==> flow/design.v <==
`timescale 1ns/1ps
module rotation #(
	parameter DSIZE		= 16
)(
	input				clock,
	input				rst_n,
	input [DSIZE-1:0]	idata,
	input [DSIZE-1:0]	comp,
	output[DSIZE-1:0]	odata,
	output				cmp_rel			 
);
reg [DSIZE-1:0]	data_reg;
always@(posedge clock,negedge rst_n)
	if(~rst_n)	data_reg	<= {DSIZE{1'b0}};
	else begin
		if(comp > idata)
				data_reg	<= idata;
		else	data_reg	<= idata - comp;
	end   
reg 			cmp_reg;
always@(posedge clock)
	cmp_reg		<= !(comp > idata);
assign	odata	= data_reg;
assign	cmp_rel	= cmp_reg;
endmodule
`timescale 1ns/1ps
module shift_add #(
	parameter	DSIZE	= 16,
	parameter	SNUM	= 0
)(
	input				clock	,
	input				en		,
	input [DSIZE-1:0]	X       ,
	input [DSIZE-1:0]	Y       ,
	output[DSIZE-1:0]	Z       
);
reg [DSIZE:0]		data;
always@(posedge clock)
	if(en)	data	<= X + (Y>>SNUM);
	else	data	<= X;
assign	Z = data[DSIZE]? {DSIZE{1'b1}} : data[DSIZE-1:0];
endmodule
`timescale 1ns/1ps
module shift_sub #(
	parameter	DSIZE	= 16,
	parameter	SNUM
)(
	input				clock	,
	input				en		,
	input [DSIZE-1:0]	X		,
	input [DSIZE-1:0]	Y		,
	output[DSIZE-1:0]	Z
);
reg [DSIZE:0]	data;
always@(posedge clock)
	if(en)	data	<= X - (Y>>SNUM);
	else	data	<= X;
assign	Z	= data[DSIZE]? {DSIZE{1'b0}} : data[DSIZE-1:0];
endmodule
`timescale 1ns/1ps
module collect_cos #(
	parameter		DSIZE	= 16,
	parameter		SEL		= 16
)(
	input				clock	,
	input				en		,
	input [DSIZE-1:0]	X		,
	output[DSIZE-1:0]	Y
);
localparam		CSIZE	= DSIZE;
localparam		COS_45_000		=  0.7071 * 2**CSIZE,      
                COS_26_565      =  0.8944 * 2**CSIZE,
                COS_14_036      =  0.9701 * 2**CSIZE,
                COS_7_1250      =  0.9923 * 2**CSIZE,
                COS_3_5763      =  0.9981 * 2**CSIZE,
                COS_1_7899      =  0.9995 * 2**CSIZE,
                COS_0_8952      =  0.9999 * 2**CSIZE,
                COS_0_4476      =  1.0000 * 2**CSIZE,
                COS_0_2238      =  1.0000 * 2**CSIZE,
                COS_0_1119      =  1.0000 * 2**CSIZE,
                COS_0_0560      =  1.0000 * 2**CSIZE,
                COS_0_0280      =  1.0000 * 2**CSIZE,
                COS_0_0140      =  1.0000 * 2**CSIZE,
                COS_0_0070      =  1.0000 * 2**CSIZE,
                COS_0_0035      =  1.0000 * 2**CSIZE,
                COS_0_0017      =  1.0000 * 2**CSIZE,
	            COS_0_0009	    =  1.0000 * 2**CSIZE;
wire [CSIZE:0]	cos_cf [16:0]	;
assign	cos_cf[ 0]	= COS_45_000		;
assign	cos_cf[ 1]	= COS_26_565		;
assign	cos_cf[ 2]	= COS_14_036		;
assign	cos_cf[ 3]	= COS_7_1250		;
assign	cos_cf[ 4]	= COS_3_5763		;
assign	cos_cf[ 5]	= COS_1_7899		;
assign	cos_cf[ 6]	= COS_0_8952		;
assign	cos_cf[ 7]	= COS_0_4476		;
assign	cos_cf[ 8]	= COS_0_2238		;
assign	cos_cf[ 9]	= COS_0_1119		;
assign	cos_cf[10]	= COS_0_0560		;
assign	cos_cf[11]	= COS_0_0280		;
assign	cos_cf[12]	= COS_0_0140		;
assign	cos_cf[13]	= COS_0_0070		;
assign	cos_cf[14]	= COS_0_0035		;
assign	cos_cf[15]	= COS_0_0017		;
assign	cos_cf[16]	= COS_0_0009		;
localparam [4:0]	SM = (SEL > 16)? 16 : SEL; 
reg [DSIZE+CSIZE-1:0]		mul_data;
always@(posedge clock)
	case(SM)
	5'd0	: mul_data	<= en? X * cos_cf[ 0]	: X << CSIZE ;
	5'd1    : mul_data	<= en? X * cos_cf[ 1]   : X << CSIZE ;
    5'd2    : mul_data	<= en? X * cos_cf[ 2]   : X << CSIZE ;
    5'd3    : mul_data	<= en? X * cos_cf[ 3]   : X << CSIZE ;
    5'd4    : mul_data	<= en? X * cos_cf[ 4]   : X << CSIZE ;
    5'd5    : mul_data	<= en? X * cos_cf[ 5]   : X << CSIZE ;
    5'd6    : mul_data	<= en? X * cos_cf[ 6]   : X << CSIZE ;
    5'd7    : mul_data	<= en? X * cos_cf[ 7]   : X << CSIZE ;
    5'd8    : mul_data	<= en? X * cos_cf[ 8]   : X << CSIZE ;
    5'd9    : mul_data	<= en? X * cos_cf[ 9]   : X << CSIZE ;
    5'd10   : mul_data	<= en? X * cos_cf[10]   : X << CSIZE ;
    5'd11   : mul_data	<= en? X * cos_cf[11]   : X << CSIZE ;
    5'd12   : mul_data	<= en? X * cos_cf[12]   : X << CSIZE ;
    5'd13   : mul_data	<= en? X * cos_cf[13]   : X << CSIZE ;
    5'd14   : mul_data	<= en? X * cos_cf[14]   : X << CSIZE ;
	5'd15   : mul_data	<= en? X * cos_cf[15]   : X << CSIZE ;
	5'd16   : mul_data	<= en? X * cos_cf[16]   : X << CSIZE ;  
	default : mul_data	<= X << DSIZE;
	endcase
assign	Y = mul_data[CSIZE+DSIZE-1-:DSIZE];
endmodule
`timescale 1ns/1ps
module sin_cos #(
	parameter	ASIZE	=	16,
	parameter	DSIZE	= 	16,
	parameter	RNUM	= 	16
)(
	input				clock 	,
	input [ASIZE-1:0]	angle   ,
	output[DSIZE-1:0]	cos		,
	output[DSIZE-1:0]	sin		
);
localparam	RSIZE	= (RNUM > 16)? 16 : RNUM;
localparam		Angle_45		= 45*2**     (1*ASIZE)	/90,			 
				Angle_26		= 26.5651*2**(1*ASIZE)	/90,       
				Angle_14		= 14.0362*2**(1*ASIZE)	/90,       
				Angle_7			= 7.1250*2** (1*ASIZE)	/90,        
				Angle_3			= 3.5763*2** (1*ASIZE)	/90,        
				Angle_1_7899	= 1.7899*2** (1*ASIZE)	/90,        
				Angle_0_8952	= 0.8952*2** (1*ASIZE)	/90,        
				Angle_0_4476	= 0.4476*2** (1*ASIZE)	/90,        
				Angle_0_2238	= 0.2238*2** (1*ASIZE)	/90,        
				Angle_0_1119	= 0.1119*2** (1*ASIZE)	/90,
				Angle_0_0560	= 0.0560*2** (1*ASIZE)	/90,
				Angle_0_0280	= 0.0280*2** (1*ASIZE)	/90,    	
                Angle_0_0140    = 0.0140*2** (1*ASIZE)	/90,
                Angle_0_0070    = 0.0070*2** (1*ASIZE)	/90,
                Angle_0_0035    = 0.0035*2** (1*ASIZE)	/90,
                Angle_0_0017    = 0.0017*2** (1*ASIZE)	/90,
                Angle_0_0009    = 0.0009*2** (1*ASIZE)	/90;
wire [ASIZE-1:0]	ANGLE [16:0];
assign	ANGLE [ 0]	= Angle_45				;    
assign	ANGLE [ 1]	= Angle_26	            ;
assign	ANGLE [ 2]	= Angle_14	            ;
assign	ANGLE [ 3]	= Angle_7		        ;
assign	ANGLE [ 4]	= Angle_3		        ;
assign	ANGLE [ 5]	= Angle_1_7899          ;
assign	ANGLE [ 6]	= Angle_0_8952          ;
assign	ANGLE [ 7]	= Angle_0_4476          ;
assign	ANGLE [ 8]	= Angle_0_2238          ;
assign	ANGLE [ 9]	= Angle_0_1119          ;
assign	ANGLE [10]	= Angle_0_0560          ;
assign	ANGLE [11]	= Angle_0_0280          ;
assign	ANGLE [12]	= Angle_0_0140          ;
assign	ANGLE [13]	= Angle_0_0070          ;
assign	ANGLE [14]	= Angle_0_0035          ;
assign	ANGLE [15]	= Angle_0_0017          ;
assign	ANGLE [16]	= Angle_0_0009          ;
wire[ASIZE-1:0]		angle_value	[RSIZE-1:0];
wire[ASIZE-1:0]		angle_rotate_result [RSIZE-1:0];	 
reg [RSIZE-1:0]		rotation_occure;
wire[RSIZE-1:0]		shift_en;			
assign	angle_value[0] = angle;
genvar II;
generate
for(II=0;II<RSIZE;II=II+1)begin:LOOP_BLOCK
rotation #(
	.DSIZE			(ASIZE)
)rotation_inst(
	.clock			(clock						),
	.rst_n          (1'b1						),
	.idata          (angle_value[II]			),
	.comp           (ANGLE[II]					),
	.odata          (angle_rotate_result[II]	),
	.cmp_rel		(shift_en[II]				)
);
if(II != (RSIZE-1))begin
assign	angle_value[II+1]	= angle_rotate_result[II];
end
end
endgenerate
wire[DSIZE:0]	xcoords_value 	[RSIZE-1:0];
wire[DSIZE:0]	ycoords_value	[RSIZE-1:0];
wire[DSIZE:0]	x_shift_result [RSIZE-1:0];
wire[DSIZE:0]	y_shift_result [RSIZE-1:0];
assign	xcoords_value[0]	= 1'b1<<DSIZE;
assign	ycoords_value[0]	= {DSIZE{1'b0}};
generate
for (II = 0;II<RSIZE;II=II+1)begin:SHIFT_BLOCK
shift_sub #(
	.DSIZE		(DSIZE+1		),
	.SNUM 		(II				)
)shift_sub_inst(
	.clock		(clock					),
	.en			(shift_en[II]           ),
	.X			(xcoords_value[II]          ),
	.Y			(ycoords_value[II]          ),
	.Z      	(x_shift_result[II]   )
);
shift_add #(
	.DSIZE		(DSIZE+1		),
	.SNUM 		(II				)
)shift_add_inst(
	.clock		(clock					),
	.en			(shift_en[II]           ),
	.X			(ycoords_value[II]          ),
	.Y			(xcoords_value[II]          ),
	.Z      	(y_shift_result[II]   )
);
if(II != (RSIZE-1))begin
assign	ycoords_value[II+1] = y_shift_result[II];
assign	xcoords_value[II+1]	= x_shift_result[II];
end
end
endgenerate
wire[DSIZE-1:0]		cos_coeff [RSIZE-1:0];
wire[DSIZE-1:0]		cos_coeff_result [RSIZE-1:0];
assign	cos_coeff[0]	= {DSIZE{1'b1}};
generate
for(II=0;II<RSIZE;II=II+1)begin:COS_COEFF_BLOCK
collect_cos #(
	.DSIZE			(DSIZE		),
	.SEL			(II			)
)collect_cos_inst(
	.clock			(clock					),
	.en				(shift_en[II]           ),
	.X				(cos_coeff[II]          ),
	.Y      		(cos_coeff_result[II]   )
);
if(II != (RSIZE-1))begin
assign	 cos_coeff[II+1] = cos_coeff_result[II];
end
end
endgenerate
reg [DSIZE+DSIZE:0]		X_reg,Y_reg;
always@(posedge clock)begin
	X_reg	<=  cos_coeff_result[RSIZE-1][DSIZE-1:0] *  x_shift_result[RSIZE-1][DSIZE-:(DSIZE+1)]; 
	Y_reg	<=  cos_coeff_result[RSIZE-1][DSIZE-1:0] *  y_shift_result[RSIZE-1][DSIZE-:(DSIZE+1)]; 
end
assign	cos	= X_reg[DSIZE+DSIZE-1-:DSIZE];
assign	sin	= Y_reg[DSIZE+DSIZE-1-:DSIZE];
endmodule
# Tool chain data of sin_cos
# Module sin_cos before and after one edit of its RTL, step after step.
# Lines under "before" count in the file above, lines under "after" in the edited file.
# "change": "after" minus "before" as printed here. "change_rel_pct": 100 x difference / "before".
# Library cell names are shortened.
# Not given: n/a
# design
design	sin_cos
clock_port	clock
lib	sky130hd
pvt_corner	tt_025C_1v80

# Edit of the RTL
# The edit as a unified diff against the file above.
# The edited RTL no longer does the same as the RTL above: the edit was made by script, with no optimisation intended.
# begin of diff
@@ -19,6 +19,5 @@
 	end   
 reg 			cmp_reg;
-always@(posedge clock)
-	cmp_reg		<= !(comp > idata);
+always @(*) cmp_reg = !(comp > idata);
 assign	odata	= data_reg;
 assign	cmp_rel	= cmp_reg;
# end of diff

# After elaboration
# Source: Yosys, flattened and elaborated. Widths are those after wreduce. Registers that Yosys merges into a memory's read port (data or address) are not register bits. Print and check cells do not count. Equal cells are merged and count once.
# bits
item	before	after	change	change_rel_pct
ff_bits	1152	1136	-16	-1.39
out_inout_bits	32	32	0	0.00
elab_cells	278	246	-32	-11.51
# classes
item	before	after	change	change_rel_pct
n_addsub	45	45	0	0.00
n_mul	8	8	0	0.00
compare	16	16	0	0.00
n_mux	83	83	0	0.00
reduce_logical	16	0	-16	-100.00
# ops
op	before	after	change	change_rel_pct
logical NOT 1 bit	16	0	-16	-100.00
# Unchanged operator kinds not shown: 68.

# Depth
# Yosys ltp: most cells in a row. Word level: on the elaborated netlist, between registers, memories and ports. Mapped: between sequential cells and ports; inverters and the memories' decode and read muxes count.
# logic_depth
item	before	after	change	change_rel_pct
depth_word	3	3	0	0.00
ABC_AREA	0	0	n/a	n/a
mapped_depth	26	27	1	3.85

# Mapped cells and area
# Source: synth_stat.txt of the flow (Yosys; design flattened, memories mapped). It holds for the ABC_AREA given above (unset counts as 0); a run with the other value may have another netlist.
# types
cell	before	after	change	change_rel_pct
o21ai_0	236	299	63	26.69
a21oi_1	317	347	30	9.46
mux2_2	93	64	-29	-31.18
clkbuf_1	196	223	27	13.78
xor2_1	191	215	24	12.57
nand2_1	607	630	23	3.79
xnor2_1	305	285	-20	-6.56
nand3_1	95	75	-20	-21.05
nor2_1	506	488	-18	-3.56
dfxtp_1	970	954	-16	-1.65
mux2i_1	30	15	-15	-50.00
nand2b_1	54	68	14	25.93
nor4_1	45	57	12	26.67
o21a_1	47	36	-11	-23.40
a211o_1	5	15	10	200.00
nor3_1	169	160	-9	-5.33
a21o_1	128	137	9	7.03
or3_1	31	39	8	25.81
# Unchanged cell types not shown: 14.
# Not every row of either side is listed.
# synth_totals
item	before	after	change	change_rel_pct
stdcells	8368	8386	18	0.22
area_um2	79140.9	78574.1	-566.8	-0.72
seq_area_um2	19418.6	19098.3	-320.3	-1.65
flip_flops	970	954	-16	-1.65
n_buf	213	233	20	9.39
# By module: a second synthesis without flattening, with its own total; a netlist apart from the flattened one above.
# unflattened
item	before	after	change	change_rel_pct
hier_cells	13511	13491	-20	-0.15
hier_area_um2	123360.8	123001.7	-359.1	-0.29
# Each row is one instance without its submodules.
# by_module_before
module	instances	cells	area_um2	mod_seq_area_um2
rotation #(DSIZE=16)	16	188	1620.3	420.4
sin_cos	1	1937	17445.5	640.6
collect_cos	1	642	6303.5	320.3
collect_cos	1	617	5815.6	320.3
collect_cos	1	549	5617.9	320.3
collect_cos	1	565	5336.4	320.3
collect_cos	1	572	5271.3	320.3
collect_cos	1	525	4865.9	320.3
collect_cos	1	454	4255.3	320.3
shift_sub	1	211	1699.1	360.3
shift_sub	1	201	1637.8	360.3
shift_add	1	196	1594.0	360.3
shift_add	1	192	1590.3	360.3
shift_sub	1	197	1537.7	360.3
# before: Modules not listed: 36.
# by_module_after
module	instances	cells	area_um2	mod_seq_area_um2
rotation #(DSIZE=16)	16	187	1600.3	400.4
sin_cos	1	1933	17406.7	640.6
collect_cos	1	642	6303.5	320.3
collect_cos	1	617	5815.6	320.3
collect_cos	1	549	5617.9	320.3
collect_cos	1	565	5336.4	320.3
collect_cos	1	572	5271.3	320.3
collect_cos	1	525	4865.9	320.3
collect_cos	1	454	4255.3	320.3
shift_sub	1	211	1699.1	360.3
shift_sub	1	201	1637.8	360.3
shift_add	1	196	1594.0	360.3
shift_add	1	192	1590.3	360.3
shift_sub	1	197	1537.7	360.3
# after: Modules not listed: 36.

# Path before layout
# OpenSTA on the mapped netlist: ideal clock, no wires. The path of least setup slack (recovery checks aside). Input and output delay are each 20% of the period. Register names are those of the netlist, which keeps one name where synthesis merged equal registers.
# synth_timing
item	before	after	change	change_rel_pct
kind	flip-flop to flip-flop	flip-flop to flip-flop	n/a	n/a
from	register SHIFT_BLOCK[15].shift_add_inst.data[17]	register SHIFT_BLOCK[15].shift_add_inst.data[17]	n/a	n/a
to	register Y_reg[29]	register Y_reg[29]	n/a	n/a
clock_period_ns	6.5	6.5	0.0	0.00
setup_ns	0.119	0.118	-0.001	n/a
t_first_pin_ns	0.000	0.000	0.000	n/a
arrival_time_ns	6.490	6.526	0.036	0.55
required_time_ns	6.381	6.382	0.001	0.02
slack_ns	-0.109	-0.144	-0.035	n/a
path_delay_ns	6.609	6.644	0.035	0.53
driving_pins	25	26	1	4.00
path_buffers	4	4	0	0.00
period_less_setup_slack_ns	6.609	6.644	0.035	0.53
# "path_delay_ns" = arrival - input delay + setup time.
# "driving_pins" counts driving pins, that of a launching flip-flop among them; a cell with two outputs on the path counts twice.
# "period_less_setup_slack_ns" = period - worst setup slack (recovery checks aside). The figure is calculated, with input and output delays left at 20% of the set period.
# The rows between start and end are the longest chain of elaborated cells between them; the timing report does not say that the signal goes this way. Where chains are equally long, one stands for them.
# Each line given opens the expression or statement behind the cell; cells for indexed reads and writes are added by Yosys, which also makes memories of some case tables.
# synth_between_before
path_cell_list	dfxtp_1 -> clkbuf_1 -> clkbuf_1 -> or2_2 -> clkbuf_1 -> clkbuf_1 -> nand2_1 -> fa_1 -> fa_1 -> fa_1 -> fa_1 -> inv_1 -> fa_1 -> inv_1 -> fa_1 -> inv_1 -> ha_1 -> nand2_1 -> or4b_2 -> a211oi_1 -> or4b_1 -> a31oi_1 -> o21ai_1 -> a21oi_1 -> xnor2_1
elab_chain_len	2
cone_cells	2
cone_lines	2
classes_between	mul: 1; mux: 1
# synth_rtl_before
item	line	text
start, declared	37	reg [DSIZE:0] data;
start, assigned	39	if(en) data <= X + (Y>>SNUM);
start, assigned	40	else data <= X;
two-way mux 17 bit	41	assign Z = data[DSIZE]? {DSIZE{1'b1}} : data[DSIZE-1:0];
multiplier 16 x 17 -> 32 bit	257	Y_reg <= cos_coeff_result[RSIZE-1][DSIZE-1:0] * y_shift_result[RSIZE-1][DSIZE-:(DSIZE+1)];
end, assigned	257
# synth_between_after
path_cell_list	dfxtp_1 -> clkbuf_1 -> clkbuf_1 -> or2_2 -> clkbuf_1 -> clkbuf_1 -> nand2_1 -> fa_1 -> fa_1 -> fa_1 -> inv_1 -> fa_1 -> fa_1 -> inv_1 -> fa_1 -> inv_1 -> ha_1 -> a211oi_1 -> o21a_1 -> o21ai_0 -> o22ai_1 -> o31ai_1 -> a31o_2 -> a21oi_1 -> o41a_1 -> xnor2_1
elab_chain_len	2
cone_cells	2
cone_lines	2
classes_between	mul: 1; mux: 1
# synth_rtl_after
item	line	text
start, declared	36	reg [DSIZE:0] data;
start, assigned	38	if(en) data <= X + (Y>>SNUM);
start, assigned	39	else data <= X;
two-way mux 17 bit	40	assign Z = data[DSIZE]? {DSIZE{1'b1}} : data[DSIZE-1:0];
multiplier 16 x 17 -> 32 bit	256	Y_reg <= cos_coeff_result[RSIZE-1][DSIZE-1:0] * y_shift_result[RSIZE-1][DSIZE-:(DSIZE+1)];
end, assigned	256

# Path in the finished layout
# Path of least setup slack in the final report of each run of pair A (OpenROAD, finished layout, wires in). Where an end is a register, its clock arrival counts in the times.
# layout_timing
item	before	after	change	change_rel_pct
kind	flip-flop to flip-flop	flip-flop to flip-flop	n/a	n/a
from	register SHIFT_BLOCK[15].shift_add_inst.data[17]	register SHIFT_BLOCK[15].shift_add_inst.data[17]	n/a	n/a
to	register Y_reg[26]	register Y_reg[29]	n/a	n/a
clock_period_ns	6.5	6.5	0.0	0.00
setup_ns	0.12	0.11	-0.01	n/a
t_first_pin_ns	0.74	0.73	-0.01	-1.35
arrival_time_ns	6.81	6.89	0.08	1.17
required_time_ns	7.09	7.10	0.01	0.14
slack_ns	0.28	0.21	-0.07	n/a
driving_pins	23	25	2	8.70
path_buffers	3	2	-1	-33.33
# The rows between start and end are the longest chain of elaborated cells between them; the timing report does not say that the signal goes this way. Where chains are equally long, one stands for them.
# layout_between_before
path_cell_list	dfxtp_2 -> buf_4 -> or2_2 -> and2_1 -> fa_1 -> fa_1 -> fa_1 -> fa_1 -> fa_1 -> inv_1 -> fa_1 -> inv_1 -> ha_1 -> buf_4 -> a21oi_1 -> o21a_1 -> a2bb2oi_1 -> nand4_1 -> nand2_2 -> buf_4 -> o21ai_0 -> a211oi_1 -> nor2_1
elab_chain_len	2
cone_cells	2
cone_lines	2
classes_between	mul: 1; mux: 1
# layout_rtl_before
item	line	text
start, declared	37	reg [DSIZE:0] data;
start, assigned	39	if(en) data <= X + (Y>>SNUM);
start, assigned	40	else data <= X;
two-way mux 17 bit	41	assign Z = data[DSIZE]? {DSIZE{1'b1}} : data[DSIZE-1:0];
multiplier 16 x 17 -> 32 bit	257	Y_reg <= cos_coeff_result[RSIZE-1][DSIZE-1:0] * y_shift_result[RSIZE-1][DSIZE-:(DSIZE+1)];
end, assigned	257
# layout_between_after
path_cell_list	dfxtp_4 -> buf_4 -> buf_4 -> or2_4 -> and2_1 -> fa_1 -> inv_1 -> fa_1 -> inv_1 -> fa_1 -> fa_1 -> fa_1 -> inv_1 -> fa_1 -> inv_1 -> ha_4 -> nand3_1 -> nor2_2 -> and2_4 -> o22ai_4 -> o31ai_4 -> a31o_2 -> a21oi_1 -> o41a_1 -> xnor2_1
elab_chain_len	2
cone_cells	2
cone_lines	2
classes_between	mul: 1; mux: 1
# layout_rtl_after
item	line	text
start, declared	36	reg [DSIZE:0] data;
start, assigned	38	if(en) data <= X + (Y>>SNUM);
start, assigned	39	else data <= X;
two-way mux 17 bit	40	assign Z = data[DSIZE]? {DSIZE{1'b1}} : data[DSIZE-1:0];
multiplier 16 x 17 -> 32 bit	256	Y_reg <= cos_coeff_result[RSIZE-1][DSIZE-1:0] * y_shift_result[RSIZE-1][DSIZE-:(DSIZE+1)];
end, assigned	256

# Layout results
# Runs of the flow (Yosys, OpenROAD) on both versions; the two runs of a pair have the same settings. The constraints put input and output delay at 20% of the set period each and load the outputs with 0.01 pF.
# settings_pair_A
CORE_UTILIZATION	40
period_ns	6.5
CAP_MARGIN	20
CORE_MARGIN	2
SLEW_MARGIN	20
# results_pair_A
item	before	after	change	change_rel_pct
yosys.chip_area_um2	79140.9	78574.1	-566.8	-0.72
die_footprint_um2	201426.0	199997.0	-1429.0	-0.71
post_route_stdcell_area_um2	87346.3	87272.5	-73.8	-0.08
fin_util_pct	44.3	44.8	0.5	n/a
fin_ws_ns	0.277	0.214	-0.063	n/a
tns_ns	0.000	0.000	0.000	n/a
fin_hold_ws_ns	0.297	0.296	-0.001	n/a
# settings_pair_B
CORE_MARGIN	4
CORE_UTILIZATION	62
CTS_CLUSTER_DIAMETER	372
GPL_ROUTABILITY_DRIVEN	1
GPL_TIMING_DRIVEN	1
MAX_ROUTING_LAYER	met5
MIN_ROUTING_LAYER	met2
PLACE_DENSITY	0.6
SETUP_SLACK_MARGIN	1.0
SLEW_MARGIN	0
TNS_END_PERCENT	25
period_ns	3.83
CAP_MARGIN	20
# results_pair_B
item	before	after	change	change_rel_pct
yosys.chip_area_um2	79140.9	78574.1	-566.8	-0.72
die_footprint_um2	133426.0	132492.0	-934.0	-0.70
post_route_stdcell_area_um2	94445.6	94997.4	551.8	0.58
fin_util_pct	74.8	75.6	0.8	n/a
fin_ws_ns	-2.393	-2.386	0.007	n/a
tns_ns	-194.270	-190.626	3.644	n/a
fin_hold_ws_ns	0.285	0.294	0.009	n/a
